==> flow/design.v <==
module cpu_design (reset, clock, write_read, M_address, M_data_in, M_data_out,overflow,status);
input reset,clock;
input[7:0] M_data_in;
output reg write_read,overflow;
output reg [7:0] M_data_out;
output reg[11:0] M_address;
reg[15:0] IR;
reg[7:0] MDR;
reg[11:0] MAR,PC;
reg [7:0]R0;
reg [7:0]R1;
reg [7:0]R2;
reg [7:0]R3;
reg [7:0]A;
reg [8:0]F;
output reg[2:0] status;
parameter idle=4'b0000, load=4'b0001, move=4'b0010, add=4'b0011, sub=4'b0100, AND=4'b0101;
parameter OR=4'b0110, XOR=4'b0111, shrp=4'b1000, shlp=4'b1001, swap=4'b1010, jmp=4'b1011;
parameter jz=4'b1100, read=4'b1101, write=4'b1110, stop=4'b1111; 
always@(*)  
begin
	if((reset==1)&&(status==3)&&(IR[15:12]==write)) 
		write_read=1'b1; 
	else
		write_read=1'b0; 
	M_address=MAR;
	M_data_out=MDR;
	overflow=F[8]^F[7];
 end
always @(negedge clock or negedge reset) 
begin
	if(reset==1'b0)
	begin
		MAR<=12'b000000000000;
		status<=3'b000; 
	end
	else  
		case (status)
			3'b000: begin
						status<=3'b001;
						MAR<=PC;
						case(IR[9:8])
							2'b00: A<=R0;
							2'b01: A<=R1;
							2'b10: A<=R2;
							2'b11: A<=R3;
						endcase
					end
			3'b001: begin
						if(IR[15:12]==stop)status<=1;
						else if (IR[15:12]==swap|| (IR[15:12]==jmp)|| IR[15:12]==jz || IR[15:12]==read || IR[15:12]==write) 
							status<=3'b010;
						else
							status<=3'b000;
					end
			3'b010:begin 
						if(IR[15:12]==swap)
							status <= 3'b000;
						else if ((IR[15:12]==jmp)||(IR[15:12]==read)||(IR[15:12]==write))
						begin
							MAR <= IR[11:0];
							status <= 3'b011;
						end
						else if((IR[15:12]==jz)&& (R0[7:0] == 8'b0000_0000)) 
						begin
							MAR <= IR[11:0];
							status <= 3'b011;
						end
						else
						begin
							MAR <= PC;
							status <= 3'b011;
						end
					end
			3'b011:begin
						if((IR[15:12]==write) || (IR[15:12]==read))
						begin
							MAR<=PC;
							status<=3'b100;
						end
						else
							status<=3'b000;
					 end
			3'b100:begin
						status<=3'b000;
					 end
			default:status<=3'b000;
		endcase
end
always@(posedge clock or negedge reset) 
begin
	if(reset==1'b0) 
	begin
		IR<=16'h0000;
		PC<=12'b000000000000;
		MDR<=8'b00000000;
		R0<=8'b00000000;
		R1<=8'b00000000;
		R2<=8'b00000000;
		F=9'b000000000;
		R3<=8'b00000000; 
	end
	else
	begin
		case (status)
			3'b000: begin
						IR[15:8]<=M_data_in;
						IR[7:0]<=8'b00000000; 
						PC<=PC+12'b000000000001; 
					end  
			3'b001: begin  
						case(IR[15:12]) 
							load: R0<={4'b0000,IR[11:8]}; 
							swap:begin
									case(IR[11:10])
										2'b00:begin
													case(IR[9:8])
														2'b00:R0<=R0;
														2'b01:R1<=R0;
														2'b10:R2<=R0;
														2'b11:R3<=R0;
													endcase
												end
										2'b01:begin
													case(IR[9:8])
														2'b00:R0<=R1;
														2'b01:R1<=R1;
														2'b10:R2<=R1;
														2'b11:R3<=R1;
													endcase
												end
										2'b10:begin
													case(IR[9:8])
														2'b00:R0<=R2;
														2'b01:R1<=R2;
														2'b10:R2<=R2;
														2'b11:R3<=R2;
													endcase
												end
										2'b11:begin
													case(IR[9:8])
														2'b00:R0<=R3;
														2'b01:R1<=R3;
														2'b10:R2<=R3;
														2'b11:R3<=R3;
													endcase
												end
									endcase
								  end
							shlp:begin 
									case(IR[11:10]) 
										2'b00:R0<=R0<<1;
										2'b01:R1<=R1<<1;
										2'b10:R2<=R2<<1;
										2'b11:R3<=R3<<1;
									endcase
								  end
							shrp:begin
									case(IR[11:10]) 
										2'b00:R0<=R0>>1;
										2'b01:R1<=R1>>1;
										2'b10:R2<=R2>>1;
										2'b11:R3<=R3>>1;
									endcase
								  end
							add:begin
									case(IR[11:10])
										2'b00:begin
													F=A+R0;
													R0<=F[7:0];
												end
										2'b01:begin
													F=A+R1;
													R1<=F[7:0];
												end
										2'b10:begin
													F=A+R2;
													R2<=F[7:0];
												end
										2'b11:begin
													F=A+R3;
													R3<=F[7:0];
												end
									endcase
								 end
							sub:begin
									case(IR[11:10])
										2'b00:begin
													F=R0-A;
													R0<=F[7:0];
												end
										2'b01:begin
													F=R1-A;
													R1<=F[7:0];
												end
										2'b10:begin
													F=R2-A;
													R2<=F[7:0];
												end
										2'b11:begin
													F=R3-A;
													R3<=F[7:0];
												end
									endcase
								 end
							move:begin
										case(IR[11:10])
											2'b00:R0<=A;
											2'b01:R1<=A;
											2'b10:R2<=A;
											2'b11:R3<=A;
										endcase
								  end
							AND:begin
									case(IR[11:10])
										2'b00:R0=R0 & A;
										2'b01:R1=R1 & A;
										2'b10:R2=R2 & A;
										2'b11:R3=R3 & A;
									endcase
								 end
							OR:begin
									case(IR[11:10])
										2'b00:R0=R0 | A;
										2'b01:R1=R1 | A;
										2'b10:R2=R2 | A;
										2'b11:R3=R3 | A;
									endcase
								end
							XOR:begin
									case(IR[11:10])
										2'b00:R0=R0 ^ A;
										2'b01:R1=R1 ^ A;
										2'b10:R2=R2 ^ A;
										2'b11:R3=R3 ^ A;
									endcase
								 end
							default:;
						endcase
					end 
			3'b010:begin
						case(IR[15:12])
							swap:begin
									case(IR[11:10])
										2'b00:R0<=A;
										2'b01:R1<=A;
										2'b10:R2<=A;
										2'b11:R3<=A;
									endcase
								  end
							read:begin
									IR[7:0]<=M_data_in;
									PC<=PC+12'b000000000001;
								  end
							write:begin
										IR[7:0]<=M_data_in;
										PC<=PC+12'b000000000001;
										MDR<=R0;
									end
							jmp:begin
									IR[7:0]<=M_data_in;
									PC<=PC+12'b000000000001;
								 end
							jz:begin
									IR[7:0]<=M_data_in;
									PC<=PC+12'b000000000001;
								end
						endcase
					 end
			3'b011:begin
						case(IR[15:12])
							jmp:begin
										PC<=IR[11:0];
									end
							jz:begin
									if(R0==8'b00000000)
										PC<=IR[11:0];
								end
							read:begin
									R0<=M_data_in;
								end
							default:;
						endcase
					 end
			3'b100:begin
					 end
			default:; 
		endcase
	end
end 
endmodule
# Step by step through the tools: cpu_design
# Tool output for the design above, in the order of the flow.
# Lines are those of the file above, counted from 1.
# Library cell names are shortened.
# Not given: n/a
[design] design="cpu_design" clock="clock" library="sky130hd" pvt_corner="tt_025C_1v80"

# Word level
# Yosys after proc, flatten, opt, wreduce and memory -nomap, before mapping. Memory bits, and registers merged into a memory's read port (data or address), are not among the register bits. Print and check cells are not counted. Equal cells are merged and count once.
[classes] n_addsub=9 mul=0 div=0 cmp=0 equal=77 shifts=0 mux=82 bitwise=13 n_reduce_logical=34
[op_table] cell="2-to-1 mux 8 bit" n=50
[op_table] cell="case mux 8 bit (select 9 bit)" n=3
[op_table] cell="case mux 8 bit (select 3 bit)" n=5
[op_table] cell="!= test 3 bit with constant B" n=30
[op_table] cell="case mux 8 bit (select 10 bit)" n=1
[op_table] cell="case mux 12 bit (select 3 bit)" n=2
[op_table] cell="case mux 9 bit (select 4 bit)" n=2
[op_table] cell="2-to-1 mux 12 bit" n=6
[op_table] cell="case mux 8 bit (select 2 bit)" n=4
[op_table] cell="!= test 4 x 3 -> 1 bit with constant B" n=12
[op_table] cell="AND reduction 14 bit" n=3
[op_table] cell="adder 8 x 8 -> 9 bit" n=4
[op_table] cell="subtractor 8 x 8 -> 9 bit" n=4
[op_table] cell="== test 4 bit with constant B" n=8
[op_table] cell="AND 8 bit" n=4
[op_table] cell="bitwise OR 8 bit" n=4
[op_table] cell="XOR 8 bit" n=4
[op_table] cell="case mux 8 bit (select 4 bit)" n=1
[op_table] cell="case mux 12 bit (select 2 bit)" n=1
[op_table] cell="!= test 5 bit with constant B" n=4
[op_table] cell="case mux 9 bit (select 2 bit)" n=1
[op_table] cell="== test 4 x 3 -> 1 bit with constant B" n=4
[op_table] cell="AND reduction 15 bit" n=1
[op_table] cell="adder 12 x 1 -> 12 bit with constant B" n=1
[op_table] cell="OR reduction 3 bit" n=4
[op_table] cell="case mux 3 bit (select 4 bit)" n=1
[op_table] cell="!= test 11 bit with constant B" n=1
[op_table] cell="!= test 10 bit with constant B" n=1
# Not listed: further kinds 22, cells in them 49.
[bits] regBits=100 latchBits=0 ramBits=0 mem_bits_ro=0 clocked_rd_ports_x_width=0 n_memories=0 input_bits=10 out_inout_bits=25

# Longest topological paths
# Longest topological path by Yosys (ltp), each cell counted once; first at word level (registers and memories cut), then after technology mapping (sequential cells cut; the memories' decode and read muxes count).
[depth] depth_word=8 abc_area=0 ltp_mapped=11 depth_no_buf=11

# Mapped cells and area
# Source: synth_stat.txt of the flow (Yosys; design flattened, memories mapped). It holds for the ABC_AREA given above (unset counts as 0); a run with the other value may have another netlist.
# Totals and module areas in this step are rounded.
[types] cell_type="dfrtp_1" n=70 type_area_um2=1751.68
[types] cell_type="ha_1" n=107 type_area_um2=1.34E+03
[types] cell_type="a21oi_1" n=140 type_area_um2=700.672
[types] cell_type="mux2i_1" n=62 type_area_um2=620.595
[types] cell_type="nand2_1" n=135 type_area_um2=506.736
[types] cell_type="o21ai_0" n=90 type_area_um2=450.432
[types] cell_type="dfrtn_1" n=15 type_area_um2=375.36
[types] cell_type="nor2_1" n=99 type_area_um2=371.606
[types] cell_type="inv_1" n=73 type_area_um2=274.013
[types] cell_type="edfxtp_1" n=8 type_area_um2=240.23
[types] cell_type="o22ai_1" n=35 type_area_um2=218.96
[types] cell_type="clkbuf_1" n=58 type_area_um2=217.709
[types] cell_type="mux4_2" n=8 type_area_um2=180.173
[types] cell_type="buf_2" n=35 type_area_um2=175.168
[types] cell_type="fa_1" n=8 type_area_um2=160.154
[types] cell_type="nand3_1" n=32 type_area_um2=160.154
[types] cell_type="mux2_2" n=14 type_area_um2=157.651
[types] cell_type="nor3_1" n=28 type_area_um2=140.134
# Not listed: further types 75, cells in them 358.
[synth_totals] cell_count=1375 mapped_area_um2=10890 ff_cells=93 buffers=110

Ticket comment

Flow measurements of cpu_design on sky130hd: 2 stored runs with different settings, listed in no order. Input and output delays are each 20% of the period that was set; the output load is 0.01 pF.
Results are given in rounded form.

[flow] record 1: files
==> flow/run.sh <==
#!/bin/bash
# the make line also repeats the synthesis and layout settings of config.mk as NAME=value (left out here)
make -C /OpenROAD-flow-scripts/flow DESIGN_CONFIG=/design/flow/config.mk WORK_HOME=/design/flow/orfs CLKGATE_MAP_FILE= finish
==> flow/config.mk <==
export PLATFORM = sky130hd
export DESIGN_NAME = cpu_design
export DESIGN_NICKNAME = cpu_design
export VERILOG_FILES = /design/flow/design.v
export SDC_FILE = /design/flow/constraint.sdc
export NUM_CORES = 4
export LEC_CHECK = 0
export CAP_MARGIN = 20
export CELL_PAD_IN_SITES_GLOBAL_PLACEMENT = 3
export CORE_MARGIN = 4
export CORE_UTILIZATION = 35
export CTS_CLUSTER_DIAMETER = 170
export CTS_CLUSTER_SIZE = 68
export MAX_ROUTING_LAYER = met5
export MIN_ROUTING_LAYER = met2
export PLACE_DENSITY = 0.64
export SLEW_MARGIN = 20
export TNS_END_PERCENT = 35
==> flow/constraint.sdc <==
create_clock -name core_clock -period 6.92 [get_ports {clock}]
set_input_delay 1.3840 -clock core_clock [delete_from_list [all_inputs] [get_ports {clock}]]
set_output_delay 1.3840 -clock core_clock [all_outputs]
set_load 0.01 [all_outputs]

[flow] record 1: metrics
[metrics] synthArea_um2 = 10890
[metrics] ws_hold_ps = 424
[metrics] fin_ws_ps = 224
[metrics] final_cell_area_um2 = 12130
[metrics] die_area_um2 = 33990

[flow] record 2: files
==> flow/run.sh <==
#!/bin/bash
# the make line also repeats the synthesis and layout settings of config.mk as NAME=value (left out here)
make -C /OpenROAD-flow-scripts/flow DESIGN_CONFIG=/design/flow/config.mk WORK_HOME=/design/flow/orfs CLKGATE_MAP_FILE= finish
==> flow/config.mk <==
export PLATFORM = sky130hd
export DESIGN_NAME = cpu_design
export DESIGN_NICKNAME = cpu_design
export VERILOG_FILES = /design/flow/design.v
export SDC_FILE = /design/flow/constraint.sdc
export NUM_CORES = 4
export LEC_CHECK = 0
export CAP_MARGIN = 25
export CELL_PAD_IN_SITES_GLOBAL_PLACEMENT = 1
export CORE_MARGIN = 3
export CORE_UTILIZATION = 40
export CTS_CLUSTER_SIZE = 100
export HOLD_SLACK_MARGIN = -0.04
export SLEW_MARGIN = 20
==> flow/constraint.sdc <==
create_clock -name core_clock -period 8.0 [get_ports {clock}]
set_input_delay 1.6000 -clock core_clock [delete_from_list [all_inputs] [get_ports {clock}]]
set_output_delay 1.6000 -clock core_clock [all_outputs]
set_load 0.01 [all_outputs]

[flow] record 2: metrics
[metrics] fin_ws_ps = 324
[metrics] final_cell_area_um2 = 11950
[metrics] synthArea_um2 = 10890
[metrics] ws_hold_ps = 423
[metrics] die_area_um2 = 29240
